==> flow/design.v <==
package axi4_pkg;
    localparam LEN_BITS = 8;
    localparam SIZE_BITS = 3;
    localparam BURST_BITS = 2;
    localparam RESP_BITS = 2;
    typedef bit [LEN_BITS-1:0]  len_t;
    typedef bit [SIZE_BITS-1:0] size_t;
    typedef enum logic [BURST_BITS-1:0] {
        FIXED = 0,
        INCR = 1,
        WRAP = 2
    } burst_t;
    typedef enum logic [RESP_BITS-1:0] {
        OKAY   = 0,
        EXOKAY = 1,
        SLVERR = 2,
        DECERR = 3
    } resp_t;
endpackage
module rtl_sdpram # (
    parameter AWIDTH = 16,
    parameter DWIDTH = 64,
    parameter RAM_STYLE = "auto",
    parameter DOUTB_PIPELINE = 1
) (
    input                   clka,
    input                   ena,
    input  [AWIDTH-1:0]     addra,
    input  [DWIDTH-1:0]     dina,
    input                   clkb,
    input                   enb,
    input  [AWIDTH-1:0]     addrb,
    output [DWIDTH-1:0]     doutb
);
    localparam CASCADE_HEIGHT = 5;
    logic [DWIDTH-1:0]  doutb_int;
    logic [DWIDTH-1:0]  doutb_o;
    logic [DWIDTH-1:0]  memory[2**AWIDTH];
    always_ff @(posedge clka) begin
        if (ena)
            memory[addra] <= dina;
    end
    always_ff @(posedge clkb) begin
        if (enb)
            doutb_int <= memory[addrb];
    end
    if (DOUTB_PIPELINE) begin : gen_doutb_pipeline
        always_ff @(posedge clkb) begin
            doutb_o <= doutb_int;
        end    
    end else begin : gen_doutb_nopipeline
        assign doutb_o = doutb_int;
    end
    assign doutb = doutb_o;
endmodule
module generic_sync_fifo # (
    parameter DWIDTH = 64,
    parameter AWIDTH = 10,
    parameter RAM_STYLE = "auto",
    parameter ALMOST_EMPTY_THRESH = 2,
    parameter ALMOST_FULL_THRESH = 2**AWIDTH-2,
    parameter EARLY_READ = 1,
    parameter OUTPUT_PIPELINE = 0
) (
    input  logic                clk,
    input  logic                rst,
    input  logic                wvalid,
    output logic                wready,
    input  logic [DWIDTH-1:0]   wdata,
    output logic                walmost_full,
    output logic                rvalid,
    input  logic                rready,
    output logic [DWIDTH-1:0]   rdata,
    output logic                ralmost_empty,
    output logic [AWIDTH:0]     data_count
);
    if (ALMOST_EMPTY_THRESH <= 0 || ALMOST_EMPTY_THRESH >= 2**AWIDTH) begin
        $error("ALMOST_EMPTY_THRESH is not valid");
    end
    if (ALMOST_FULL_THRESH <= 0 || ALMOST_FULL_THRESH >= 2**AWIDTH) begin
        $error("ALMOST_FULL_THRESH is not valid");
    end
    logic                       mem_wen;
    logic [AWIDTH:0]            mem_waddr;
    logic [AWIDTH:0]            mem_waddr_next;
    logic                       mem_ren;
    logic [AWIDTH:0]            mem_raddr;
    logic [AWIDTH:0]            mem_raddr_next;
    rtl_sdpram # (
        .AWIDTH(AWIDTH),
        .DWIDTH(DWIDTH),
        .RAM_STYLE(RAM_STYLE),
        .DOUTB_PIPELINE(0)
    ) i_ram (
        .clka(clk),
        .ena(mem_wen),
        .addra(mem_waddr[AWIDTH-1:0]),
        .dina(wdata),
        .clkb(clk),
        .enb(EARLY_READ ? 1'b1 : mem_ren),
        .addrb(EARLY_READ ? mem_raddr_next[AWIDTH-1:0] : mem_raddr[AWIDTH-1:0]),
        .doutb(rdata)
    );
    logic                       wfull;
    assign                      wready = !wfull;
    assign                      mem_wen = wvalid && wready;
    assign                      mem_waddr_next = mem_wen ? mem_waddr + 1'b1 : mem_waddr;
    logic                       rempty;
if (EARLY_READ) begin
    assign                      rvalid = !rempty;
    assign                      mem_ren = rvalid && rready;
end else begin
    always_ff @(posedge clk or posedge rst) begin
        if (rst) begin
            rvalid <= 0;
        end else begin
            if (mem_ren) begin
                rvalid <= 1;
            end else if (rready) begin
                rvalid <= 0;
            end
        end
    end
    assign                      mem_ren = !rempty && !(rvalid && !rready);
end
    assign                      mem_raddr_next = mem_ren ? mem_raddr + 1'b1 : mem_raddr;
    assign                      data_count = mem_waddr - mem_raddr;
    always_ff @(posedge clk or posedge rst) begin
        if (rst) begin
            wfull <= 1;
            walmost_full <= 1;
        end else begin
            wfull <= {~mem_waddr_next[AWIDTH], mem_waddr_next[AWIDTH-1:0]} == mem_raddr;
            walmost_full <= data_count >= ALMOST_FULL_THRESH;  
        end
    end
    always_ff @(posedge clk or posedge rst) begin
        if (rst) begin
            rempty <= 1;
            ralmost_empty <= 1;
        end else begin
            rempty <= mem_waddr == mem_raddr_next;
            ralmost_empty <= data_count < ALMOST_EMPTY_THRESH;
        end
    end
    always_ff @(posedge clk or posedge rst) begin
        if (rst) begin
            mem_waddr <= '0;
            mem_raddr <= '0;
        end else begin
            if (mem_wen) begin
                mem_waddr <= mem_waddr + 1'b1;
            end
            if (mem_ren) begin
                mem_raddr <= mem_raddr + 1'b1;
            end
        end
    end
endmodule
module dmac_addr_gen # (
    parameter int ADDR_WD = 32,
    parameter int MAX_BURST_LEN = 16  
) (
    input [ADDR_WD-1:0]             req_addr,
    input [ADDR_WD-1:0]             req_length,
    input [axi4_pkg::SIZE_BITS-1:0] req_size,
    output [ADDR_WD-1:0]            next_addr,
    output [ADDR_WD-1:0]            next_length,
    output [axi4_pkg::LEN_BITS-1:0] burst_len,
    output                          req_last
);
    wire [ADDR_WD-1:0] aligned_len_bytes = (1 << ($clog2(MAX_BURST_LEN) + req_size)) - (req_addr & ((1 << ($clog2(MAX_BURST_LEN) + req_size)) - 1));
    wire [ADDR_WD-1:0] burst_len_bytes = aligned_len_bytes > req_length ? req_length : aligned_len_bytes;
    wire [ADDR_WD-1:0] aligned_req_addr = req_addr & ~((1 << req_size) - 1);
    wire [ADDR_WD-1:0] burst_len_trans = (req_addr + burst_len_bytes + ((1 << req_size) - 1) - aligned_req_addr) >> req_size;
    assign next_addr = req_addr + aligned_len_bytes;
    assign next_length = req_length - burst_len_bytes;
    assign req_last = next_length == 0;
    assign burst_len = burst_len_trans - 1;
endmodule
module dmac_read_req_gen # (
    parameter int ADDR_WD = 32,
    parameter int DATA_WD = 32,
    parameter int CHANNEL_COUNT = 8,  
    parameter int MAX_BURST_LEN = 16,  
    localparam int STRB_WD = DATA_WD / 8
) (
    input                               clk,
    input                               rst,
    input                               cmd_valid,
    output logic                        cmd_ready,
    input [ADDR_WD-1:0]                 cmd_src_addr,
    input [ADDR_WD-1:0]                 cmd_dst_addr,
    input [1:0]                         cmd_burst,
    input [ADDR_WD-1:0]                 cmd_len,
    input [2:0]                         cmd_size,
    output logic                        rd_req_valid,
    input                               rd_req_ready,
    output [ADDR_WD-1:0]                rd_req_addr,
    output [axi4_pkg::BURST_BITS-1:0]   rd_req_burst,
    output [axi4_pkg::LEN_BITS-1:0]     rd_req_len,
    output [axi4_pkg::SIZE_BITS-1:0]    rd_req_size,
    output                              cmd_out_valid,
    input                               cmd_out_ready,
    output [$clog2(ADDR_WD/8)-1:0]      cmd_out_src_offset,
    output [ADDR_WD-1:0]                cmd_out_dst_addr,
    output [1:0]                        cmd_out_burst,
    output [ADDR_WD-1:0]                cmd_out_len,
    output [2:0]                        cmd_out_size
);
    logic cmd_blocking;
    logic cmd_out_blocking;
    logic rd_req_fired;
    logic cmd_out_fired;
    logic [ADDR_WD-1:0] next_addr;
    logic [ADDR_WD-1:0] next_length;
    logic [axi4_pkg::LEN_BITS-1:0] burst_len;
    logic               req_last;
    logic [ADDR_WD-1:0]                 rd_req_addr_reg;
    logic [ADDR_WD-1:0]                 rd_req_length_reg;
    logic [axi4_pkg::BURST_BITS-1:0]    rd_req_burst_reg;
    logic [axi4_pkg::SIZE_BITS-1:0]     rd_req_size_reg;
    logic                               rd_req_last;
    logic                               rd_req_last_reg;
    dmac_addr_gen # (
        .ADDR_WD(ADDR_WD),
        .MAX_BURST_LEN(MAX_BURST_LEN)  
    ) i_addr_gen (
        .req_addr(rd_req_addr_reg),
        .req_length(rd_req_length_reg),
        .req_size(rd_req_size_reg),
        .next_addr,
        .next_length,
        .burst_len,
        .req_last
    );
    assign cmd_ready = (!rd_req_valid || (rd_req_ready && rd_req_last)) && 
        (( cmd_out_ready) || cmd_out_fired);
    always_ff @(posedge clk or posedge rst) begin
        if (rst) begin
            cmd_blocking <= 0;
        end else begin
            if (cmd_valid && !cmd_ready) begin
                cmd_blocking <= 1;
            end else if (cmd_ready) begin
                cmd_blocking <= 0;
            end
        end
    end
    always_ff @(posedge clk or posedge rst) begin
        if (rst) begin
            cmd_out_blocking <= 0;
        end else begin
            if (cmd_out_valid && !cmd_out_ready) begin
                cmd_out_blocking <= 1;
            end else if (cmd_out_ready) begin
                cmd_out_blocking <= 0;
            end
        end
    end
    always_ff @(posedge clk or posedge rst) begin
        if (rst) begin
            rd_req_fired <= 0;
        end else begin
            if (cmd_valid && cmd_ready) begin
                rd_req_fired <= 0;
            end else if (rd_req_valid && rd_req_ready) begin
                rd_req_fired <= 1;
            end
        end
    end
    always_ff @(posedge clk or posedge rst) begin
        if (rst) begin
            rd_req_addr_reg <= '0;
            rd_req_length_reg <= '0;
            rd_req_burst_reg <= '0;
            rd_req_size_reg <= '0;
            rd_req_last_reg <= 0;
        end else begin
            if (cmd_valid && cmd_ready || cmd_valid && !rd_req_valid && !rd_req_last ) begin
                rd_req_addr_reg   <= cmd_src_addr;
                rd_req_length_reg <= cmd_len;
                rd_req_burst_reg  <= cmd_burst;
                rd_req_size_reg   <= cmd_size;
                rd_req_last_reg       <= req_last;
            end else if (rd_req_valid && rd_req_ready) begin  
                rd_req_addr_reg   <= next_addr;
                rd_req_length_reg <= next_length;
                rd_req_last_reg       <= req_last;
            end
        end
    end
    assign rd_req_last = req_last;
    always_ff @(posedge clk or posedge rst) begin
        if (rst) begin
            rd_req_valid <= 0;
        end else begin
            if (cmd_valid && cmd_ready || cmd_valid && !rd_req_valid && !rd_req_last ) begin
                rd_req_valid <= 1;
            end else if (rd_req_valid  && rd_req_ready && rd_req_last) begin
                rd_req_valid <= 0;
            end
        end
    end
    assign rd_req_addr  = rd_req_addr_reg;
    assign rd_req_burst = rd_req_burst_reg;
    assign rd_req_len   = burst_len;
    assign rd_req_size  = rd_req_size_reg;
    always_ff @(posedge clk or posedge rst) begin
        if (rst) begin
            cmd_out_fired <= 0;
        end else begin
            if (cmd_valid && cmd_ready)
                cmd_out_fired <= 0;
            else if (cmd_out_valid && cmd_out_ready)
                cmd_out_fired <= 1;
        end
    end
    assign cmd_out_valid = cmd_valid && !cmd_out_fired;
    assign cmd_out_src_offset = cmd_src_addr[$clog2(ADDR_WD/8)-1:0];
    assign cmd_out_dst_addr = cmd_dst_addr;
    assign cmd_out_burst = cmd_burst;
    assign cmd_out_len = cmd_len;
    assign cmd_out_size = cmd_size;
endmodule
module dmac_read_initiator # (
    parameter integer ADDR_WD = 32,
    parameter integer DATA_WD = 32,
    parameter int CHANNEL_COUNT = 8,  
    parameter int MAX_BURST_LEN = 16,  
    localparam integer STRB_WD = DATA_WD / 8
) (
    input                               clk,
    input                               rst,
    input                               rd_req_valid,
    output                              rd_req_ready,
    input [ADDR_WD-1:0]                 rd_req_addr,
    input [axi4_pkg::BURST_BITS-1:0]    rd_req_burst,
    input [axi4_pkg::LEN_BITS-1:0]      rd_req_len,
    input [axi4_pkg::SIZE_BITS-1:0]     rd_req_size,
    output logic                        m_axi_arvalid,
    input                               m_axi_arready,
    output logic [ADDR_WD-1:0]          m_axi_araddr,
    output logic [7:0]                  m_axi_arlen,
    output logic [2:0]                  m_axi_arsize,
    output logic [1:0]                  m_axi_arburst
);
    assign m_axi_arvalid = rd_req_valid;
    assign rd_req_ready  = m_axi_arready;
    assign m_axi_araddr  = rd_req_addr;
    assign m_axi_arlen   = rd_req_len;
    assign m_axi_arsize  = rd_req_size;
    assign m_axi_arburst = rd_req_burst;
endmodule
module dmac_read_handler # (
    parameter int ADDR_WD = 32,
    parameter int DATA_WD = 32,
    parameter int CHANNEL_COUNT = 8,  
    parameter int MAX_BURST_LEN = 16,  
    localparam int STRB_WD = DATA_WD / 8
) (
    input                               clk,
    input                               rst,
    output                              data_out_valid,
    input                               data_out_ready,
    output [DATA_WD-1:0]                data_out,
    output                              data_out_last,
    output                              rd_resp_valid,
    input wire                          m_axi_rvalid,
    output wire                         m_axi_rready,
    input wire [DATA_WD-1:0]            m_axi_rdata,
    input wire [1:0]                    m_axi_rresp,
    input wire                          m_axi_rlast
);
    assign data_out_valid = m_axi_rvalid;
    assign m_axi_rready = data_out_ready;
    assign data_out_last = m_axi_rlast;
    assign data_out = m_axi_rdata;
    assign rd_resp_valid = m_axi_rvalid && m_axi_rready && m_axi_rlast;
endmodule
module dmac_read # (
    parameter int ADDR_WD = 32,
    parameter int DATA_WD = 32,
    parameter int CHANNEL_COUNT = 8,  
    parameter int MAX_BURST_LEN = 16,  
    localparam int STRB_WD = DATA_WD / 8
) (
    input                               clk,
    input                               rst,
    input                               cmd_valid,
    output logic                        cmd_ready,
    input [ADDR_WD-1:0]                 cmd_src_addr,
    input [ADDR_WD-1:0]                 cmd_dst_addr,
    input [1:0]                         cmd_burst,
    input [ADDR_WD-1:0]                 cmd_len,
    input [2:0]                         cmd_size,
    output                              cmd_out_valid,
    input                               cmd_out_ready,
    output [$clog2(ADDR_WD/8)-1:0]      cmd_out_src_offset,
    output [ADDR_WD-1:0]                cmd_out_dst_addr,
    output [1:0]                        cmd_out_burst,
    output [ADDR_WD-1:0]                cmd_out_len,
    output [2:0]                        cmd_out_size,
    output                              data_out_valid,
    input                               data_out_ready,
    output [DATA_WD-1:0]                data_out,
    output                              data_out_last,
    output wire                         m_axi_arvalid,
    output wire [ADDR_WD-1:0]           m_axi_araddr,
    output wire [7:0]                   m_axi_arlen,
    output wire [2:0]                   m_axi_arsize,
    output wire [1:0]                   m_axi_arburst,
    input wire                          m_axi_arready,
    input wire                          m_axi_rvalid,
    input wire [DATA_WD-1:0]            m_axi_rdata,
    input wire [1:0]                    m_axi_rresp,
    input wire                          m_axi_rlast,
    output wire                         m_axi_rready
);
    logic                               rd_req_valid;
    logic                               rd_req_ready;
    logic [ADDR_WD-1:0]                 rd_req_addr;
    logic [axi4_pkg::BURST_BITS-1:0]    rd_req_burst;
    logic [axi4_pkg::LEN_BITS-1:0]      rd_req_len;
    logic [axi4_pkg::SIZE_BITS-1:0]     rd_req_size;
    dmac_read_req_gen # (
        .ADDR_WD(ADDR_WD),
        .DATA_WD(DATA_WD),
        .CHANNEL_COUNT(CHANNEL_COUNT),  
        .MAX_BURST_LEN(MAX_BURST_LEN)  
    ) i_req_gen (
        .clk,
        .rst,
        .cmd_valid,
        .cmd_ready,
        .cmd_src_addr,
        .cmd_dst_addr,
        .cmd_burst,
        .cmd_len,
        .cmd_size,
        .rd_req_valid,
        .rd_req_ready,
        .rd_req_addr,
        .rd_req_burst,
        .rd_req_len,
        .rd_req_size,
        .cmd_out_valid,
        .cmd_out_ready,
        .cmd_out_src_offset,
        .cmd_out_dst_addr,
        .cmd_out_burst,
        .cmd_out_len,
        .cmd_out_size
    );
    dmac_read_initiator # (
        .ADDR_WD(ADDR_WD),
        .DATA_WD(DATA_WD),
        .CHANNEL_COUNT(CHANNEL_COUNT),  
        .MAX_BURST_LEN(MAX_BURST_LEN)  
    ) i_initiator (
        .clk,
        .rst,
        .rd_req_valid,
        .rd_req_ready,
        .rd_req_addr,
        .rd_req_burst,
        .rd_req_len,
        .rd_req_size,
        .m_axi_arvalid,
        .m_axi_araddr,
        .m_axi_arlen,
        .m_axi_arsize,
        .m_axi_arburst,
        .m_axi_arready
    );
    dmac_read_handler # (
        .ADDR_WD(ADDR_WD),
        .DATA_WD(DATA_WD),
        .CHANNEL_COUNT(CHANNEL_COUNT),  
        .MAX_BURST_LEN(MAX_BURST_LEN)  
    ) i_handler (
        .clk,
        .rst,
        .data_out_valid,
        .data_out_ready,
        .data_out,
        .data_out_last,
        .rd_resp_valid(),
        .m_axi_rvalid,
        .m_axi_rdata,
        .m_axi_rresp,
        .m_axi_rlast,
        .m_axi_rready
    );
endmodule
module dmac_buffer # (
    parameter int ADDR_WD = 32,
    parameter int DATA_WD = 32,
    parameter int CHANNEL_COUNT = 8,  
    parameter int MAX_BURST_LEN = 16  
) (
    input clk,
    input rst,
    input                           cmd_in_valid,
    output logic                    cmd_in_ready,
    input [$clog2(ADDR_WD/8)-1:0]   cmd_in_src_offset,
    input [ADDR_WD-1:0]             cmd_in_dst_addr,
    input [1:0]                     cmd_in_burst,
    input [ADDR_WD-1:0]             cmd_in_len,
    input [2:0]                     cmd_in_size,
    input                           data_in_valid,
    output                          data_in_ready,
    input [DATA_WD-1:0]             data_in,
    input                           data_in_last,
    output                          cmd_out_valid,
    input                           cmd_out_ready,
    output [$clog2(ADDR_WD/8)-1:0]  cmd_out_src_offset,
    output [ADDR_WD-1:0]            cmd_out_dst_addr,
    output [1:0]                    cmd_out_burst,
    output [ADDR_WD-1:0]            cmd_out_len,
    output [2:0]                    cmd_out_size,
    output                          data_out_valid,
    input                           data_out_ready,
    output [DATA_WD-1:0]            data_out,
    output                          data_out_last
);
    localparam int CMD_WIDTH = $clog2(ADDR_WD/8) + ADDR_WD + 2 + ADDR_WD + 3;
    wire [CMD_WIDTH-1:0] cmd_in = {cmd_in_src_offset, cmd_in_dst_addr, cmd_in_burst, cmd_in_len, cmd_in_size};
    wire [CMD_WIDTH-1:0] cmd_out;
    assign {cmd_out_src_offset, cmd_out_dst_addr, cmd_out_burst, cmd_out_len, cmd_out_size} = cmd_out;
    generic_sync_fifo # (
        .DWIDTH(CMD_WIDTH),
        .AWIDTH(3)
    ) i_cmd_buf (
        .clk,
        .rst,
        .wvalid(cmd_in_valid),
        .wready(cmd_in_ready),
        .wdata (cmd_in),
        .walmost_full(),
        .rvalid(cmd_out_valid),
        .rready(cmd_out_ready),
        .rdata (cmd_out),
        .ralmost_empty(),
        .data_count()
    );
    generic_sync_fifo # (
        .DWIDTH(DATA_WD + 1),
        .AWIDTH($clog2(MAX_BURST_LEN) + 1)
    ) i_data_buf (
        .clk,
        .rst,
        .wvalid(data_in_valid),
        .wready(data_in_ready),
        .wdata ({data_in, data_in_last}),
        .walmost_full(),
        .rvalid(data_out_valid),
        .rready(data_out_ready),
        .rdata ({data_out, data_out_last}),
        .ralmost_empty(),
        .data_count()
    );
endmodule
module dmac_write_req_gen # (
    parameter int ADDR_WD = 32,
    parameter int DATA_WD = 32,
    parameter int CHANNEL_COUNT = 8,  
    parameter int MAX_BURST_LEN = 16,  
    localparam int STRB_WD = DATA_WD / 8
) (
    input                           clk,
    input                           rst,
    input                           cmd_in_valid,
    output logic                    cmd_in_ready,
    input [$clog2(ADDR_WD/8)-1:0]   cmd_in_src_offset,
    input [ADDR_WD-1:0]             cmd_in_dst_addr,
    input [1:0]                     cmd_in_burst,
    input [ADDR_WD-1:0]             cmd_in_len,
    input [2:0]                     cmd_in_size,
    output logic                        wr_req_valid,
    input                               wr_req_ready,
    output [ADDR_WD-1:0]                wr_req_addr,
    output [axi4_pkg::BURST_BITS-1:0]   wr_req_burst,
    output [axi4_pkg::LEN_BITS-1:0]     wr_req_len,
    output [$clog2(ADDR_WD/8)-1:0]      wr_req_data_offset,  
    output [axi4_pkg::SIZE_BITS-1:0]    wr_req_size,
    output                              wr_req_last
);
    logic cmd_blocking;
    logic wr_req_fired;
    logic cmd_out_fired;
    logic [ADDR_WD-1:0] next_addr;
    logic [ADDR_WD-1:0] next_length;
    logic [axi4_pkg::LEN_BITS-1:0] burst_len;
    logic               req_last;
    logic [ADDR_WD-1:0]                 wr_req_addr_reg;
    logic [ADDR_WD-1:0]                 wr_req_length_reg;
    logic [axi4_pkg::BURST_BITS-1:0]    wr_req_burst_reg;
    logic [$clog2(ADDR_WD/8)-1:0]       wr_req_data_offset_reg;
    logic [axi4_pkg::SIZE_BITS-1:0]     wr_req_size_reg;
    dmac_addr_gen # (
        .ADDR_WD(ADDR_WD),
        .MAX_BURST_LEN(MAX_BURST_LEN)  
    ) i_addr_gen (
        .req_addr(wr_req_addr_reg),
        .req_length(wr_req_length_reg),
        .req_size(wr_req_size_reg),
        .next_addr,
        .next_length,
        .burst_len,
        .req_last
    );
    assign cmd_in_ready = (wr_req_ready && wr_req_last) || !wr_req_valid;
    always_ff @(posedge clk or posedge rst) begin
        if (rst) begin
            cmd_blocking <= 0;
        end else begin
            if (cmd_in_valid && !cmd_in_ready) begin
                cmd_blocking <= 1;
            end else if (cmd_in_ready) begin
                cmd_blocking <= 0;
            end
        end
    end
    always_ff @(posedge clk or posedge rst) begin
        if (rst) begin
            wr_req_fired <= 0;
        end else begin
            if (cmd_in_valid && cmd_in_ready) begin
                wr_req_fired <= 0;
            end else if (wr_req_valid && wr_req_ready) begin
                wr_req_fired <= 1;
            end
        end
    end
    always_ff @(posedge clk or posedge rst) begin
        if (rst) begin
            wr_req_addr_reg <= '0;
            wr_req_length_reg <= '0;
            wr_req_burst_reg <= '0;
            wr_req_data_offset_reg <= '0;
            wr_req_size_reg <= '0;
        end else begin
            if (cmd_in_valid && cmd_in_ready || cmd_in_valid && !wr_req_valid ) begin
                wr_req_addr_reg   <= cmd_in_dst_addr;
                wr_req_length_reg <= cmd_in_len;
                wr_req_burst_reg  <= cmd_in_burst;
                wr_req_data_offset_reg <= cmd_in_src_offset;
                wr_req_size_reg   <= cmd_in_size;
            end else if (wr_req_valid && wr_req_ready) begin  
                wr_req_addr_reg   <= next_addr;
                wr_req_length_reg <= next_length;
            end
        end
    end
    assign wr_req_last = req_last;
    always_ff @(posedge clk or posedge rst) begin
        if (rst) begin
            wr_req_valid <= 0;
        end else begin
            if (cmd_in_valid)
                wr_req_valid <= 1;
            else if (wr_req_valid  && wr_req_ready && wr_req_last)
                wr_req_valid <= 0;
        end
    end
    assign wr_req_addr  = wr_req_addr_reg;
    assign wr_req_burst = wr_req_burst_reg;
    assign wr_req_len   = burst_len;
    assign wr_req_data_offset = wr_req_data_offset_reg;
    assign wr_req_size  = wr_req_size_reg;
endmodule
module dmac_write_initiator # (
    parameter int ADDR_WD = 32,
    parameter int DATA_WD = 32,
    parameter int CHANNEL_COUNT = 8,  
    parameter int MAX_BURST_LEN = 16,  
    localparam int STRB_WD = DATA_WD / 8
) (
    input                               clk,
    input                               rst,
    input                               wr_req_valid,
    output                              wr_req_ready,
    input [ADDR_WD-1:0]                 wr_req_addr,
    input [axi4_pkg::BURST_BITS-1:0]    wr_req_burst,
    input [axi4_pkg::LEN_BITS-1:0]      wr_req_len,
    input [$clog2(ADDR_WD/8)-1:0]       wr_req_data_offset,  
    input [axi4_pkg::SIZE_BITS-1:0]     wr_req_size,
    input                               wr_req_last,  
    input                               data_in_valid,
    output logic                        data_in_ready,
    input  [DATA_WD-1:0]                data_in,
    input                               data_in_last,
    output logic                m_axi_awvalid,
    input wire                  m_axi_awready,
    output logic [ADDR_WD-1:0]  m_axi_awaddr,
    output logic [7:0]          m_axi_awlen,
    output logic [2:0]          m_axi_awsize,
    output logic [1:0]          m_axi_awburst,
    output logic                m_axi_wvalid,
    input wire                  m_axi_wready,
    output logic [DATA_WD-1:0]  m_axi_wdata,
    output logic [STRB_WD-1:0]  m_axi_wstrb,
    output logic                m_axi_wlast
);
    localparam MAX_BURST_BYTES = MAX_BURST_LEN * (ADDR_WD / 8);
    logic wr_req_blocking;
    wire  aw_active = m_axi_awvalid;
    logic wr_active;
    always_ff @(posedge clk or posedge rst) begin
        if (rst) begin
            wr_req_blocking <= 0;
        end else begin
            if (wr_req_valid && !wr_req_ready) begin
                wr_req_blocking <= 1;
            end else if (wr_req_ready) begin
                wr_req_blocking <= 0;
            end
        end
    end
    always_ff @(posedge clk or posedge rst) begin
        if(rst) begin
            wr_active <= 0;
        end else begin
            if (wr_req_valid && wr_req_ready) begin
                wr_active <= 1;
            end else if (m_axi_wvalid && m_axi_wready && m_axi_wlast) begin
                wr_active <= 0;
            end
        end
    end
    assign wr_req_ready = !(aw_active && !m_axi_awready) && !(wr_active && !(m_axi_wvalid && m_axi_wready && m_axi_wlast));
    logic               data_in_q_valid;
    logic [DATA_WD-1:0] data_in_q;
    logic [$clog2(ADDR_WD/8):0] data_shift_bytes;
    logic [$clog2(ADDR_WD/8):0] data_shift_bytes_reg;
    wire  wr_delay = wr_req_data_offset > wr_req_addr[$clog2(ADDR_WD/8)-1:0];  
    logic wr_delay_reg;
    wire  wr_delay_all = !wr_req_blocking ? wr_delay : wr_delay_reg;
    logic wr_delay_done;
    assign data_shift_bytes[$clog2(ADDR_WD/8)]     = data_shift_bytes[$clog2(ADDR_WD/8)-1:0] == 0;
    assign data_shift_bytes[$clog2(ADDR_WD/8)-1:0] = wr_req_data_offset - wr_req_addr[$clog2(ADDR_WD/8)-1:0];
    always_ff @(posedge clk or posedge rst) begin
        if(rst) begin
            data_in_q_valid <= 0;
            data_in_q <= '0;
        end else begin
            if (data_in_valid && data_in_ready) begin
                data_in_q_valid <= 1;
            end else if (m_axi_wvalid && m_axi_wready) begin
                data_in_q_valid <= data_in_valid;
            end
            if (data_in_valid && data_in_ready) begin
                data_in_q <= data_in;
            end
        end
    end
    always_ff @(posedge clk or posedge rst) begin
        if (rst) begin
            data_shift_bytes_reg <= '0;
        end else begin
            if (wr_req_valid && !wr_req_blocking) begin
                data_shift_bytes_reg <= data_shift_bytes;
            end
        end
    end
    always_ff @(posedge clk or posedge rst) begin
        if (rst) begin
            wr_delay_reg <= 0;
        end else begin
            if (wr_req_valid && !wr_req_blocking) begin
                wr_delay_reg <= wr_delay;
            end
        end
    end
    always_comb begin
        data_in_ready =   m_axi_wready;
        if (!wr_active || m_axi_wvalid && m_axi_wlast && (m_axi_awvalid && !m_axi_awready)) begin
            data_in_ready = 0;
        end
        if (wr_req_valid && wr_req_ready)
            data_in_ready = 1;
    end
    always_ff @(posedge clk or posedge rst) begin
        if(rst) begin
            m_axi_awvalid <= 0;
            m_axi_awlen <= '0;
            m_axi_awaddr <= '0;
            m_axi_awsize <= '0;
            m_axi_awburst <= '0;
        end else begin
            if (wr_req_valid && wr_req_ready) begin
                m_axi_awvalid <= 1;
                m_axi_awaddr  <= wr_req_addr;
                m_axi_awlen   <= wr_req_len;
                m_axi_awsize  <= wr_req_size;
                m_axi_awburst <= wr_req_burst;
            end else if (m_axi_awready) begin
                m_axi_awvalid <= 0;
            end
        end
    end
    logic [$clog2(MAX_BURST_BYTES)-1:0] wr_counter;
    always_ff @(posedge clk or posedge rst) begin
        if(rst) begin
            wr_counter <= '0;
        end else begin
            if (wr_req_valid && wr_req_ready) begin
                wr_counter <= wr_req_len;
            end else if (m_axi_wvalid && m_axi_wready && !m_axi_wlast) begin
                wr_counter <= wr_counter - 1;
            end
        end
    end
    logic wr_waiting_data;  
    always_ff @(posedge clk or posedge rst) begin
        if (rst) begin
            wr_waiting_data <= 0;
        end else begin
            if (wr_req_valid && wr_req_ready || wr_waiting_data) begin
                wr_waiting_data <= !(data_in_valid && data_in_ready && (wr_delay_all ? data_in_q_valid : 1));
            end
        end
    end
    always_ff @(posedge clk or posedge rst) begin
        if (rst) begin
            m_axi_wvalid <= 0;
        end else begin
            if (wr_req_valid && wr_req_ready || wr_waiting_data) begin
                m_axi_wvalid <= data_in_valid && data_in_ready && (wr_delay_all ? data_in_q_valid : 1);
            end else if (m_axi_wvalid && m_axi_wready && m_axi_wlast) begin
                m_axi_wvalid <= 0;
            end else if (wr_active) begin
                m_axi_wvalid <= (m_axi_wvalid && !m_axi_wready) || (data_in_valid && data_in_ready);
            end
        end
    end
    always_ff @(posedge clk or posedge rst) begin
        if (rst) begin
            m_axi_wstrb <= '0;
        end else begin
            m_axi_wstrb <= '1;
        end
    end
    always_ff @(posedge clk or posedge rst) begin
        if (rst) begin
            m_axi_wlast <= 0;
        end else begin
            if (wr_req_valid && wr_req_ready) begin
                m_axi_wlast <= wr_req_len == 0;
            end else if (m_axi_wvalid && m_axi_wready) begin
                m_axi_wlast <= wr_counter == 1;
            end
        end
    end
    always_ff @(posedge clk) begin
        if (data_in_valid && data_in_ready) begin
            m_axi_wdata <= {data_in, data_in_q} >> ({3'b0, data_shift_bytes_reg} << 3);
        end
    end
endmodule
module dmac_write_handler # (
    parameter int ADDR_WD = 32,
    parameter int DATA_WD = 32,
    parameter int CHANNEL_COUNT = 8,  
    parameter int MAX_BURST_LEN = 16,  
    localparam int STRB_WD = DATA_WD / 8
) (
    input                       clk,
    input                       rst,
    input wire                  m_axi_bvalid,
    input wire [1:0]            m_axi_bresp,
    output wire                 m_axi_bready
);
  assign m_axi_bready = 1;
endmodule
module dmac_write # (
    parameter int ADDR_WD = 32,
    parameter int DATA_WD = 32,
    parameter int CHANNEL_COUNT = 8,  
    parameter int MAX_BURST_LEN = 16,  
    localparam int STRB_WD = DATA_WD / 8
) (
    input                           clk,
    input                           rst,
    input                           cmd_in_valid,
    output logic                    cmd_in_ready,
    input [$clog2(ADDR_WD/8)-1:0]   cmd_in_src_offset,
    input [ADDR_WD-1:0]             cmd_in_dst_addr,
    input [1:0]                     cmd_in_burst,
    input [ADDR_WD-1:0]             cmd_in_len,
    input [2:0]                     cmd_in_size,
    input                           data_in_valid,
    output                          data_in_ready,
    input  [DATA_WD-1:0]            data_in,
    input                           data_in_last,
    output wire                 m_axi_awvalid,
    output wire [ADDR_WD-1:0]   m_axi_awaddr,
    output wire [7:0]           m_axi_awlen,
    output wire [2:0]           m_axi_awsize,
    output wire [1:0]           m_axi_awburst,
    input wire                  m_axi_awready,
    output wire                 m_axi_wvalid,
    output wire [DATA_WD-1:0]   m_axi_wdata,
    output wire [STRB_WD-1:0]   m_axi_wstrb,
    output wire                 m_axi_wlast,
    input wire                  m_axi_wready,
    input wire                  m_axi_bvalid,
    input wire [1:0]            m_axi_bresp,
    output wire                 m_axi_bready
);
    logic                               wr_req_valid;
    logic                               wr_req_ready;
    logic [ADDR_WD-1:0]                 wr_req_addr;
    logic [axi4_pkg::BURST_BITS-1:0]    wr_req_burst;
    logic [axi4_pkg::LEN_BITS-1:0]      wr_req_len;
    logic [$clog2(ADDR_WD/8)-1:0]       wr_req_data_offset;
    logic [axi4_pkg::SIZE_BITS-1:0]     wr_req_size;
    logic                               wr_req_last;
    dmac_write_req_gen # (
        .ADDR_WD(ADDR_WD),
        .DATA_WD(DATA_WD),
        .CHANNEL_COUNT(CHANNEL_COUNT),  
        .MAX_BURST_LEN(MAX_BURST_LEN)  
    ) i_req_gen (
        .clk,
        .rst,
        .cmd_in_valid,
        .cmd_in_ready,
        .cmd_in_src_offset,
        .cmd_in_dst_addr,
        .cmd_in_burst,
        .cmd_in_len,
        .cmd_in_size,
        .wr_req_valid,
        .wr_req_ready,
        .wr_req_addr,
        .wr_req_burst,
        .wr_req_len,
        .wr_req_data_offset,
        .wr_req_size,
        .wr_req_last
    );
    dmac_write_initiator # (
        .ADDR_WD(32),
        .DATA_WD(32),
        .CHANNEL_COUNT(8),  
        .MAX_BURST_LEN(16)  
    ) i_initiator (
        .clk,
        .rst,
        .wr_req_valid,
        .wr_req_ready,
        .wr_req_addr,
        .wr_req_burst,
        .wr_req_len,
        .wr_req_data_offset,
        .wr_req_size,
        .wr_req_last,
        .data_in_valid,
        .data_in_ready,
        .data_in,
        .data_in_last,
        .m_axi_awvalid,
        .m_axi_awaddr,
        .m_axi_awlen,
        .m_axi_awsize,
        .m_axi_awburst,
        .m_axi_awready,
        .m_axi_wvalid,
        .m_axi_wdata,
        .m_axi_wstrb,
        .m_axi_wlast,
        .m_axi_wready
    );
    dmac_write_handler # (
        .ADDR_WD(32),
        .DATA_WD(32),
        .CHANNEL_COUNT(8),  
        .MAX_BURST_LEN(16)  
    ) i_handler (
        .clk,
        .rst,
        .m_axi_bvalid,
        .m_axi_bresp,
        .m_axi_bready
    );
endmodule
module axi_dma_controller #(
    parameter int ADDR_WD = 32,
    parameter int DATA_WD = 32,
    parameter int CHANNEL_COUNT = 8,  
    parameter int MAX_BURST_LEN = 16,  
    localparam int STRB_WD = DATA_WD / 8
) (
    input wire                    clk,
    input wire                    rst,
    input wire                    cmd_valid,
    input wire [ADDR_WD-1:0]      cmd_src_addr,
    input wire [ADDR_WD-1:0]      cmd_dst_addr,
    input wire [1:0]              cmd_burst,
    input wire [ADDR_WD-1:0]      cmd_len,
    input wire [2:0]              cmd_size,
    output wire                   cmd_ready,
    output wire                   M_AXI_ARVALID,
    output wire [ADDR_WD-1:0]     M_AXI_ARADDR,
    output wire [7:0]             M_AXI_ARLEN,
    output wire [2:0]             M_AXI_ARSIZE,
    output wire [1:0]             M_AXI_ARBURST,
    input wire                    M_AXI_ARREADY,
    input wire                    M_AXI_RVALID,
    input wire [DATA_WD-1:0]      M_AXI_RDATA,
    input wire [1:0]              M_AXI_RRESP,
    input wire                    M_AXI_RLAST,
    output wire                   M_AXI_RREADY,
    output wire                   M_AXI_AWVALID,
    output wire [ADDR_WD-1:0]     M_AXI_AWADDR,
    output wire [7:0]             M_AXI_AWLEN,
    output wire [2:0]             M_AXI_AWSIZE,
    output wire [1:0]             M_AXI_AWBURST,
    input wire                    M_AXI_AWREADY,
    output wire                   M_AXI_WVALID,
    output wire [DATA_WD-1:0]     M_AXI_WDATA,
    output wire [STRB_WD-1:0]     M_AXI_WSTRB,
    output wire                   M_AXI_WLAST,
    input wire                    M_AXI_WREADY,
    input wire                    M_AXI_BVALID,
    input wire [1:0]              M_AXI_BRESP,
    output wire                   M_AXI_BREADY
);
    logic                           buf_cmd_in_valid;
    logic                           buf_cmd_in_ready;
    logic [$clog2(ADDR_WD/8)-1:0]   buf_cmd_in_src_offset;
    logic [ADDR_WD-1:0]             buf_cmd_in_dst_addr;
    logic [1:0]                     buf_cmd_in_burst;
    logic [ADDR_WD-1:0]             buf_cmd_in_len;
    logic [2:0]                     buf_cmd_in_size;
    logic                           buf_cmd_out_valid;
    logic                           buf_cmd_out_ready;
    logic [$clog2(ADDR_WD/8)-1:0]   buf_cmd_out_src_offset;
    logic [ADDR_WD-1:0]             buf_cmd_out_dst_addr;
    logic [1:0]                     buf_cmd_out_burst;
    logic [ADDR_WD-1:0]             buf_cmd_out_len;
    logic [2:0]                     buf_cmd_out_size;
    logic                           buf_data_in_valid;
    logic                           buf_data_in_ready;
    logic [DATA_WD-1:0]             buf_data_in;
    logic                           buf_data_in_last;
    logic                           buf_data_out_valid;
    logic                           buf_data_out_ready;
    logic [DATA_WD-1:0]             buf_data_out;
    logic                           buf_data_out_last;
    dmac_read # (
        .ADDR_WD(ADDR_WD),
        .DATA_WD(DATA_WD),
        .CHANNEL_COUNT(CHANNEL_COUNT),  
        .MAX_BURST_LEN(MAX_BURST_LEN)  
    ) i_rd (
        .clk,
        .rst,
        .cmd_valid,
        .cmd_ready,
        .cmd_src_addr,
        .cmd_dst_addr,
        .cmd_burst,
        .cmd_len,
        .cmd_size,
        .cmd_out_valid(buf_cmd_in_valid),
        .cmd_out_ready(buf_cmd_in_ready),
        .cmd_out_src_offset(buf_cmd_in_src_offset),
        .cmd_out_dst_addr(buf_cmd_in_dst_addr),
        .cmd_out_burst(buf_cmd_in_burst),
        .cmd_out_len(buf_cmd_in_len),
        .cmd_out_size(buf_cmd_in_size),
        .data_out_valid(buf_data_in_valid),
        .data_out_ready(buf_data_in_ready),
        .data_out(buf_data_in),
        .data_out_last(buf_data_in_last),
        .m_axi_arvalid(M_AXI_ARVALID),
        .m_axi_araddr(M_AXI_ARADDR),
        .m_axi_arlen(M_AXI_ARLEN),
        .m_axi_arsize(M_AXI_ARSIZE),
        .m_axi_arburst(M_AXI_ARBURST),
        .m_axi_arready(M_AXI_ARREADY),
        .m_axi_rvalid(M_AXI_RVALID),
        .m_axi_rdata(M_AXI_RDATA),
        .m_axi_rresp(M_AXI_RRESP),
        .m_axi_rlast(M_AXI_RLAST),
        .m_axi_rready(M_AXI_RREADY)
    );
    dmac_buffer # (
        .ADDR_WD(ADDR_WD),
        .DATA_WD(DATA_WD),
        .CHANNEL_COUNT(CHANNEL_COUNT)
    ) i_buf(
        .clk,
        .rst,
        .cmd_in_valid(buf_cmd_in_valid),
        .cmd_in_ready(buf_cmd_in_ready),
        .cmd_in_src_offset(buf_cmd_in_src_offset),
        .cmd_in_dst_addr(buf_cmd_in_dst_addr),
        .cmd_in_burst(buf_cmd_in_burst),
        .cmd_in_len(buf_cmd_in_len),
        .cmd_in_size(buf_cmd_in_size),
        .data_in_valid(buf_data_in_valid),
        .data_in_ready(buf_data_in_ready),
        .data_in(buf_data_in),
        .data_in_last(buf_data_in_last),
        .cmd_out_valid(buf_cmd_out_valid),
        .cmd_out_ready(buf_cmd_out_ready),
        .cmd_out_src_offset(buf_cmd_out_src_offset),
        .cmd_out_dst_addr(buf_cmd_out_dst_addr),
        .cmd_out_burst(buf_cmd_out_burst),
        .cmd_out_len(buf_cmd_out_len),
        .cmd_out_size(buf_cmd_out_size),
        .data_out_valid(buf_data_out_valid),
        .data_out_ready(buf_data_out_ready),
        .data_out(buf_data_out),
        .data_out_last(buf_data_out_last)
    );
    dmac_write # (
        .ADDR_WD(ADDR_WD),
        .DATA_WD(DATA_WD),
        .CHANNEL_COUNT(CHANNEL_COUNT),  
        .MAX_BURST_LEN(MAX_BURST_LEN)  
    ) i_wr (
        .clk,
        .rst,
        .cmd_in_valid(buf_cmd_out_valid),
        .cmd_in_ready(buf_cmd_out_ready),
        .cmd_in_src_offset(buf_cmd_out_src_offset),
        .cmd_in_dst_addr(buf_cmd_out_dst_addr),
        .cmd_in_burst(buf_cmd_out_burst),
        .cmd_in_len(buf_cmd_out_len),
        .cmd_in_size(buf_cmd_out_size),
        .data_in_valid(buf_data_out_valid),
        .data_in_ready(buf_data_out_ready),
        .data_in(buf_data_out),
        .data_in_last(buf_data_out_last),
        .m_axi_awvalid(M_AXI_AWVALID),
        .m_axi_awaddr(M_AXI_AWADDR),
        .m_axi_awlen(M_AXI_AWLEN),
        .m_axi_awsize(M_AXI_AWSIZE),
        .m_axi_awburst(M_AXI_AWBURST),
        .m_axi_awready(M_AXI_AWREADY),
        .m_axi_wvalid(M_AXI_WVALID),
        .m_axi_wdata(M_AXI_WDATA),
        .m_axi_wstrb(M_AXI_WSTRB),
        .m_axi_wlast(M_AXI_WLAST),
        .m_axi_wready(M_AXI_WREADY),
        .m_axi_bvalid(M_AXI_BVALID),
        .m_axi_bresp(M_AXI_BRESP),
        .m_axi_bready(M_AXI_BREADY)
    );
    if (ADDR_WD % 8 != 0) $error("ADDR_WD is not multiple of 8");
    if (DATA_WD % 8 != 0) $error("DATA_WD is not multiple of 8");
    if (2 ** $clog2(ADDR_WD / 8) != ADDR_WD / 8) $error("ADDR_WD is not power of 2");
    if (2 ** $clog2(DATA_WD / 8) != DATA_WD / 8) $error("DATA_WD is not power of 2");
    if (2 ** $clog2(MAX_BURST_LEN) != MAX_BURST_LEN) $error("MAX_BURST_LEN is not power of 2");
    if (MAX_BURST_LEN <= 0 || MAX_BURST_LEN > 256)   $error("MAX_BURST_LEN is invalid");
endmodule
# Tool chain data of axi_dma_controller
# Tool output for the design above, in the order of the flow.
# Line numbers count from 1 in the design file above.
# Operators: Yosys type, input widths -> output width; for muxes data width and select width s.
# Not given: n/a
[design]
top = "axi_dma_controller"
clk_port = "clk"
cell_library = "sky130hd"
lib_corner = "tt_025C_1v80"

# Word level
# Counts by Yosys on the flattened word-level netlist (proc, flatten, opt, wreduce; memories kept). Print and check cells are left out. Cells with the same type and inputs are merged into one.
# Yosys's memory passes give these memory sizes; they may raise the number of words (mostly to a power of two), join words into wider ones and drop unused or constant bits.
[word_totals]
clocked_rd_ports_x_width = 104
n_memories = 2
out_inout_bits = 133
reg_bits = 294
ram_bits = 1624
inputBits = 146
[memory_table]
columns = ["memory", "words", "word_bits", "read_ports", "write_ports", "line", "text"]
rows = [
  ["i_buf.i_data_buf.i_ram.memory", 32, 33, 1, 1, 38, "logic [DWIDTH-1:0]  memory[2**AWIDTH];"],
  ["i_buf.i_cmd_buf.i_ram.memory", 8, 71, 1, 1, 38, ""],
]
[classes]
n_shift = 7
n_logic = 8
equal = 6
n_reduce_logical = 69
mux = 45
add_sub_neg = 26
compare = 3
[ops]
columns = ["op", "n"]
rows = [
  ["$mux 32", 10],
  ["$add 32x32->32", 6],
  ["$sub 32x32->32", 6],
  ["$sub 32x1->32 const B", 4],
  ["$and 32x32->32", 4],
  ["$mux 71", 1],
  ["$shl 1x3->32 const A", 2],
  ["$shl 1x4->32 const A", 2],
  ["$shr 32x3->8", 2],
  ["$gt 32x32->1", 2],
  ["$not 32->32", 2],
  ["$logic_not 32->1", 2],
  ["$shr 64x6->32", 1],
  ["$mux 33", 1],
  ["$logic_and 1x32->1", 1],
  ["$logic_and 1x1->1", 27],
  ["$mux 1", 25],
  ["$mux 6", 4],
  ["$reduce_bool 2->1", 10],
  ["$logic_not 1->1", 18],
  ["$sub 8x1->8 const B", 2],
  ["$add 6x1->6 const B", 2],
  ["$eq 6x6->1", 2],
  ["$logic_or 1x1->1", 8],
  ["$add 3x3->4 const A", 2],
  ["$add 4x1->4 const B", 2],
  ["$eq 4x4->1", 2],
  ["$logic_not 8->1", 1],
]
# Other operator kinds: 11; their cells: 13.

# Depth
# Yosys ltp: most cells in a row. Word level: on the elaborated netlist, between registers, memories and ports. Mapped: between sequential cells and ports; inverters and the memories' decode and read muxes count.
[logic_depth]
ltp_word = 15
ABC_AREA = 0
depth_mapped = 52
mapped_depth_nobuf = 51

# Netlist
# Yosys stat after the flow's synthesis: flattened, memories mapped to cells. It holds for the ABC_AREA given above (unset counts as 0); a run with the other value may have another netlist.
# Totals and module areas in this step are rounded.
[by_type]
columns = ["cell", "n", "area_total_um2"]
rows = [
  ["sky130_fd_sc_hd__edfxtp_1", 1624, 4.88E+04],
  ["sky130_fd_sc_hd__mux4_2", 344, 7747.43],
  ["sky130_fd_sc_hd__dfrtp_1", 258, 6.46E+03],
  ["sky130_fd_sc_hd__mux2_2", 292, 3.29E+03],
  ["sky130_fd_sc_hd__ha_1", 248, 3.1E+03],
  ["sky130_fd_sc_hd__a222oi_1", 210, 2.1E+03],
  ["sky130_fd_sc_hd__dfxtp_1", 103, 2.06E+03],
  ["sky130_fd_sc_hd__nand2_1", 507, 1.9E+03],
  ["sky130_fd_sc_hd__mux2i_1", 179, 1.79E+03],
  ["sky130_fd_sc_hd__a21oi_1", 273, 1366.31],
  ["sky130_fd_sc_hd__o21ai_0", 235, 1.18E+03],
  ["sky130_fd_sc_hd__nor2_1", 302, 1.13E+03],
  ["sky130_fd_sc_hd__a221oi_2", 70, 1.05E+03],
  ["sky130_fd_sc_hd__xnor2_1", 109, 954.666],
  ["sky130_fd_sc_hd__clkbuf_1", 244, 915.878],
  ["sky130_fd_sc_hd__inv_1", 217, 814.531],
  ["sky130_fd_sc_hd__a22o_1", 71, 621.846],
  ["sky130_fd_sc_hd__xor2_1", 69, 604.33],
]
# Other cell types: 91; their cells: 1000.
[synth_totals]
ffs = 1989
mapped_area_mm2 = 0.093
mapped_cells = 6355
# By module: a second synthesis without flattening, with its own total; a netlist apart from the flattened one above.
[hier_totals]
cells_unflattened = 6637
hier_area_mm2 = 0.096
# Rows give one instance, submodules left out.
[by_module]
columns = ["module", "n_cells", "instances", "area_mm2", "mod_seq_area_mm2"]
rows = [
  ["rtl_sdpram", 2332, 1, 0.042, 0.033],
  ["rtl_sdpram", 905, 1, 0.023, 0.019],
  ["dmac_addr_gen", 1018, 2, 0.0071, 0],
  ["dmac_write_initiator", 481, 1, 0.0062, 0.0033],
  ["dmac_read_req_gen", 300, 1, 0.004, 0.0018],
  ["dmac_write_req_gen", 304, 1, 0.0033, 0.0018],
  ["generic_sync_fifo", 122, 1, 0.0012, 0.00041],
  ["generic_sync_fifo", 72, 1, 0.0008, 0.00031],
  ["dmac_read_initiator", 47, 1, 0.00035, 0],
  ["dmac_read_handler", 36, 1, 0.00027, 0],
  ["dmac_write_handler", 2, 1, 0.000011, 0],
  ["dmac_read", 0, 1, 0, 0],
  ["dmac_write", 0, 1, 0, 0],
  ["dmac_buffer", 0, 1, 0, 0],
  ["axi_dma_controller", 0, 1, 0, 0],
]

# Path before layout
# Path of least setup slack by OpenSTA after synthesis, without wires, with an ideal clock, recovery checks aside; 20% of the period is set as input and as output delay. Where synthesis merged equal registers, the netlist keeps one of their names.
[synth_path]
path_kind = "register to register"
from = "register i_wr.i_req_gen.wr_req_size_reg[0]"
to = "register i_buf.i_cmd_buf.i_ram.doutb_int[38]"
slack_ns = 0.591
period_ns = 12.0
stages = 52
launch_ns = 0.000
delay_ns = 11.409
arrival_ns = 11.276
n_path_buf = 9
period_less_setup_slack_ns = 11.409
# "delay_ns" = arrival - input delay + setup time.
# "stages": output pins that drive a net of the path, with the launching flip-flop's if there is one; two outputs of one cell count as two.
# "period_less_setup_slack_ns" is the clock period less the worst setup slack; recovery checks do not enter. This is arithmetic on one report: input and output delays are still those of the set period (20% each).
# The rows between start and end are the longest chain of elaborated cells between them; the timing report does not say that the signal goes this way. Where chains are equally long, one stands for them.
# Each line given opens the expression or statement behind the cell; cells for indexed reads and writes are added by Yosys, which also makes memories of some case tables.
[synth_via]
path_cell_list = "sky130_fd_sc_hd__dfrtp_1 > sky130_fd_sc_hd__clkbuf_1 > sky130_fd_sc_hd__clkbuf_1 > sky130_fd_sc_hd__buf_1 > sky130_fd_sc_hd__clkbuf_1 > sky130_fd_sc_hd__nand2_1 > sky130_fd_sc_hd__ha_1 > sky130_fd_sc_hd__inv_1 > sky130_fd_sc_hd__xnor2_1 > sky130_fd_sc_hd__nand2_1 > sky130_fd_sc_hd__ha_1 > sky130_fd_sc_hd__a221oi_1 > sky130_fd_sc_hd__o22ai_1 > sky130_fd_sc_hd__a31o_2 > sky130_fd_sc_hd__o21ai_0 > sky130_fd_sc_hd__o21ai_0 > sky130_fd_sc_hd__a31oi_1 > sky130_fd_sc_hd__o21bai_1 > [16 not listed] > sky130_fd_sc_hd__ha_1 > sky130_fd_sc_hd__nor2_1 > sky130_fd_sc_hd__nand3_1 > sky130_fd_sc_hd__a41oi_1 > sky130_fd_sc_hd__or3_4 > sky130_fd_sc_hd__a31o_2 > sky130_fd_sc_hd__a31o_2 > sky130_fd_sc_hd__o21ai_2 > sky130_fd_sc_hd__mux2_1 > sky130_fd_sc_hd__o311ai_1 > sky130_fd_sc_hd__nor4_4 > sky130_fd_sc_hd__a31o_4 > sky130_fd_sc_hd__mux2_4 > sky130_fd_sc_hd__buf_4 > sky130_fd_sc_hd__buf_2 > sky130_fd_sc_hd__a222oi_1 > sky130_fd_sc_hd__a22o_1 > sky130_fd_sc_hd__a221oi_2"
elab_chain_len = 13
[synth_rtl]
columns = ["element", "line", "text"]
rows = [
  ["start: declaration", 600, "logic [axi4_pkg::SIZE_BITS-1:0]     wr_req_size_reg;"],
  ["start: assignment", 642, "wr_req_size_reg <= '0;"],
  ["start: assignment", 649, "wr_req_size_reg   <= cmd_in_size;"],
  ["$add 3x3->4", 172, "wire [ADDR_WD-1:0] aligned_len_bytes = (1 << ($clog2(MAX_BURST_LEN) + req_size)) - (req_addr & ((1 << ($clog2( ..."],
  ["$shl 1x4->32", 172, ""],
  ["$sub 32x1->32", 172, ""],
  ["$and 32x32->32", 172, ""],
  ["$sub 32x32->32", 172, ""],
  ["$gt 32x32->1", 173, "wire [ADDR_WD-1:0] burst_len_bytes = aligned_len_bytes > req_length ? req_length : aligned_len_bytes;"],
  ["$mux 32", 173, ""],
  ["$sub 32x32->32", 177, "assign next_length = req_length - burst_len_bytes;"],
  ["$logic_not 32->1", 178, "assign req_last = next_length == 0;"],
  ["$logic_and 1x1->1", 613, "assign cmd_in_ready = (wr_req_ready && wr_req_last) || !wr_req_valid;"],
  ["$logic_or 1x1->1", 613, ""],
  ["$logic_and 1x1->1", 111, "assign                      mem_ren = rvalid && rready;"],
  ["$mux 4", 126, "assign                      mem_raddr_next = mem_ren ? mem_raddr + 1'b1 : mem_raddr;"],
  ["end: declaration", 36, "logic [DWIDTH-1:0]  doutb_int;"],
]

# Timing after layout
# Path of least setup slack in the final report of flow run 1 (OpenROAD, finished layout, wires in). Where an end is a register, its clock arrival counts in the times.
[layout_path]
path_kind = "register to register"
from = "register i_rd.i_req_gen.rd_req_addr_reg[0]"
to = "register i_rd.i_req_gen.rd_req_length_reg[3]"
launch_ns = 0.83
arrival_ns = 10.89
n_path_buf = 23
stages = 54
period_ns = 6.42
slack_ns = -3.77
# The rows between start and end are the longest chain of elaborated cells between them; the timing report does not say that the signal goes this way. Where chains are equally long, one stands for them.
# A register here has more assigning lines than the two given.
[layout_via]
path_cell_list = "sky130_fd_sc_hd__dfrtp_2 > sky130_fd_sc_hd__buf_4 > sky130_fd_sc_hd__or3_4 > sky130_fd_sc_hd__a21oi_2 > sky130_fd_sc_hd__o211ai_1 > sky130_fd_sc_hd__a21boi_2 > sky130_fd_sc_hd__o21a_1 > sky130_fd_sc_hd__o21ai_2 > sky130_fd_sc_hd__a21boi_2 > sky130_fd_sc_hd__o21a_2 > sky130_fd_sc_hd__buf_4 > sky130_fd_sc_hd__o221ai_4 > sky130_fd_sc_hd__buf_4 > sky130_fd_sc_hd__xnor2_1 > sky130_fd_sc_hd__ha_1 > sky130_fd_sc_hd__nand4_1 > sky130_fd_sc_hd__or2_2 > sky130_fd_sc_hd__nor3_2 > [18 not listed] > sky130_fd_sc_hd__buf_6 > sky130_fd_sc_hd__buf_6 > sky130_fd_sc_hd__buf_6 > sky130_fd_sc_hd__buf_6 > sky130_fd_sc_hd__buf_6 > sky130_fd_sc_hd__buf_6 > sky130_fd_sc_hd__buf_6 > sky130_fd_sc_hd__buf_6 > sky130_fd_sc_hd__buf_6 > sky130_fd_sc_hd__buf_6 > sky130_fd_sc_hd__buf_6 > sky130_fd_sc_hd__buf_6 > sky130_fd_sc_hd__buf_6 > sky130_fd_sc_hd__o41a_1 > sky130_fd_sc_hd__and2_4 > sky130_fd_sc_hd__buf_12 > sky130_fd_sc_hd__buf_12 > sky130_fd_sc_hd__mux2_4"
elab_chain_len = 12
[layout_rtl]
columns = ["element", "line", "text"]
rows = [
  ["start: declaration", 219, "logic [ADDR_WD-1:0]                 rd_req_addr_reg;"],
  ["start: assignment", 281, "rd_req_addr_reg   <= cmd_src_addr;"],
  ["start: assignment", 287, "rd_req_addr_reg   <= next_addr;"],
  ["$and 32x32->32", 172, "wire [ADDR_WD-1:0] aligned_len_bytes = (1 << ($clog2(MAX_BURST_LEN) + req_size)) - (req_addr & ((1 << ($clog2( ..."],
  ["$sub 32x32->32", 172, ""],
  ["$gt 32x32->1", 173, "wire [ADDR_WD-1:0] burst_len_bytes = aligned_len_bytes > req_length ? req_length : aligned_len_bytes;"],
  ["$mux 32", 173, ""],
  ["$sub 32x32->32", 177, "assign next_length = req_length - burst_len_bytes;"],
  ["$logic_not 32->1", 178, "assign req_last = next_length == 0;"],
  ["$logic_and 1x1->1", 237, "assign cmd_ready = (!rd_req_valid || (rd_req_ready && rd_req_last)) &&"],
  ["$logic_or 1x1->1", 237, ""],
  ["$logic_and 1x1->1", 237, ""],
  ["$logic_and 1x1->1", 280, "if (cmd_valid && cmd_ready || cmd_valid && !rd_req_valid && !rd_req_last ) begin"],
  ["$logic_or 1x1->1", 280, ""],
  ["$mux 32", 280, ""],
  ["end: assignment", 282, "rd_req_length_reg <= cmd_len;"],
  ["end: assignment", 288, "rd_req_length_reg <= next_length;"],
  ["end: declaration", 220, "logic [ADDR_WD-1:0]                 rd_req_length_reg;"],
]

# Record of 3 stored runs of the RTL-to-layout flow on axi_dma_controller, platform sky130hd. The runs are unordered. Constraints: input delay and output delay 20% of the set period each, output load 0.01 pF.
# By "achieved_clock_period_ns" is meant the clock period of the run minus its worst setup slack. This is arithmetic on one report: input and output delays are still those of the set period (20% each).
# "timing.worst_path_ns" means the part of the period allowed to the worst setup path (the constraints hold back 20% at inputs and 20% at outputs) less its slack; where the path has registers, the arrival times of their clocks count too.
# By "power.total_mw" is meant OpenSTA's value without simulated activity: inputs other than the clock are taken to toggle once in ten clock periods, and the tool carries that through the logic.
# Values from the reports are rounded here.

[[run]]
name = "flow run 1"
[run.settings]
CELL_PAD_IN_SITES_DETAIL_PLACEMENT = 1
CORE_ASPECT_RATIO = 1.17
CORE_MARGIN = 9
CORE_UTILIZATION = 28
GPL_ROUTABILITY_DRIVEN = 0
GPL_TIMING_DRIVEN = 1
MAX_ROUTING_LAYER = "met5"
PLACE_DENSITY = 0.41
SETUP_SLACK_MARGIN = 1.08
SLEW_MARGIN = 20
period_ns = 6.42
CAP_MARGIN = 20
[run.results]
finish.stdcell_area_mm2 = 0.12
design_die_area_mm2 = 0.35
post_route_util_frac = 0.38
power.total_mw = 76
hold_worst_slack_ns = 0.47
setupTns_ns = -830
achieved_clock_period_ns = 10.194
timing.worst_path_ns = 10.19
worst_path_kind = "register to register"
synth_chip_area_mm2 = 0.093
worstSetupSlack_ns = -3.8

[[run]]
name = "flow run 2"
[run.settings]
CELL_PAD_IN_SITES_DETAIL_PLACEMENT = 0
CELL_PAD_IN_SITES_GLOBAL_PLACEMENT = 2
CORE_ASPECT_RATIO = 1.17
CORE_MARGIN = 9
CORE_UTILIZATION = 28
CTS_CLUSTER_DIAMETER = 60
CTS_CLUSTER_SIZE = 15
GPL_ROUTABILITY_DRIVEN = 1
GPL_TIMING_DRIVEN = 1
HOLD_SLACK_MARGIN = 0.11
MAX_ROUTING_LAYER = "met5"
PLACE_DENSITY = 0.41
SETUP_SLACK_MARGIN = 1.08
SLEW_MARGIN = 20
period_ns = 6.42
CAP_MARGIN = 20
[run.results]
finish.stdcell_area_mm2 = 0.12
design_die_area_mm2 = 0.35
post_route_util_frac = 0.37
power.total_mw = 78
hold_worst_slack_ns = 0.45
setupTns_ns = -710
achieved_clock_period_ns = 10.112
timing.worst_path_ns = 8.83
worst_path_kind = "register to output"
synth_chip_area_mm2 = 0.093
worstSetupSlack_ns = -3.7

[[run]]
name = "flow run 3"
[run.settings]
ABC_AREA = 1
CAP_MARGIN = 35
CORE_MARGIN = 3
CORE_UTILIZATION = 31
CTS_CLUSTER_DIAMETER = 227
GPL_ROUTABILITY_DRIVEN = 0
PLACE_DENSITY_LB_ADDON = 0.24
SETUP_SLACK_MARGIN = 0.06
period_ns = 12.0
SLEW_MARGIN = 20
[run.results]
finish.stdcell_area_mm2 = 0.11
design_die_area_mm2 = 0.31
post_route_util_frac = 0.36
power.total_mw = 35
hold_worst_slack_ns = 0.43
setupTns_ns = 0.000
achieved_clock_period_ns = 11.349
timing.worst_path_ns = 8.95
worst_path_kind = "register to output"
synth_chip_area_mm2 = 0.095
worstSetupSlack_ns = 0.65
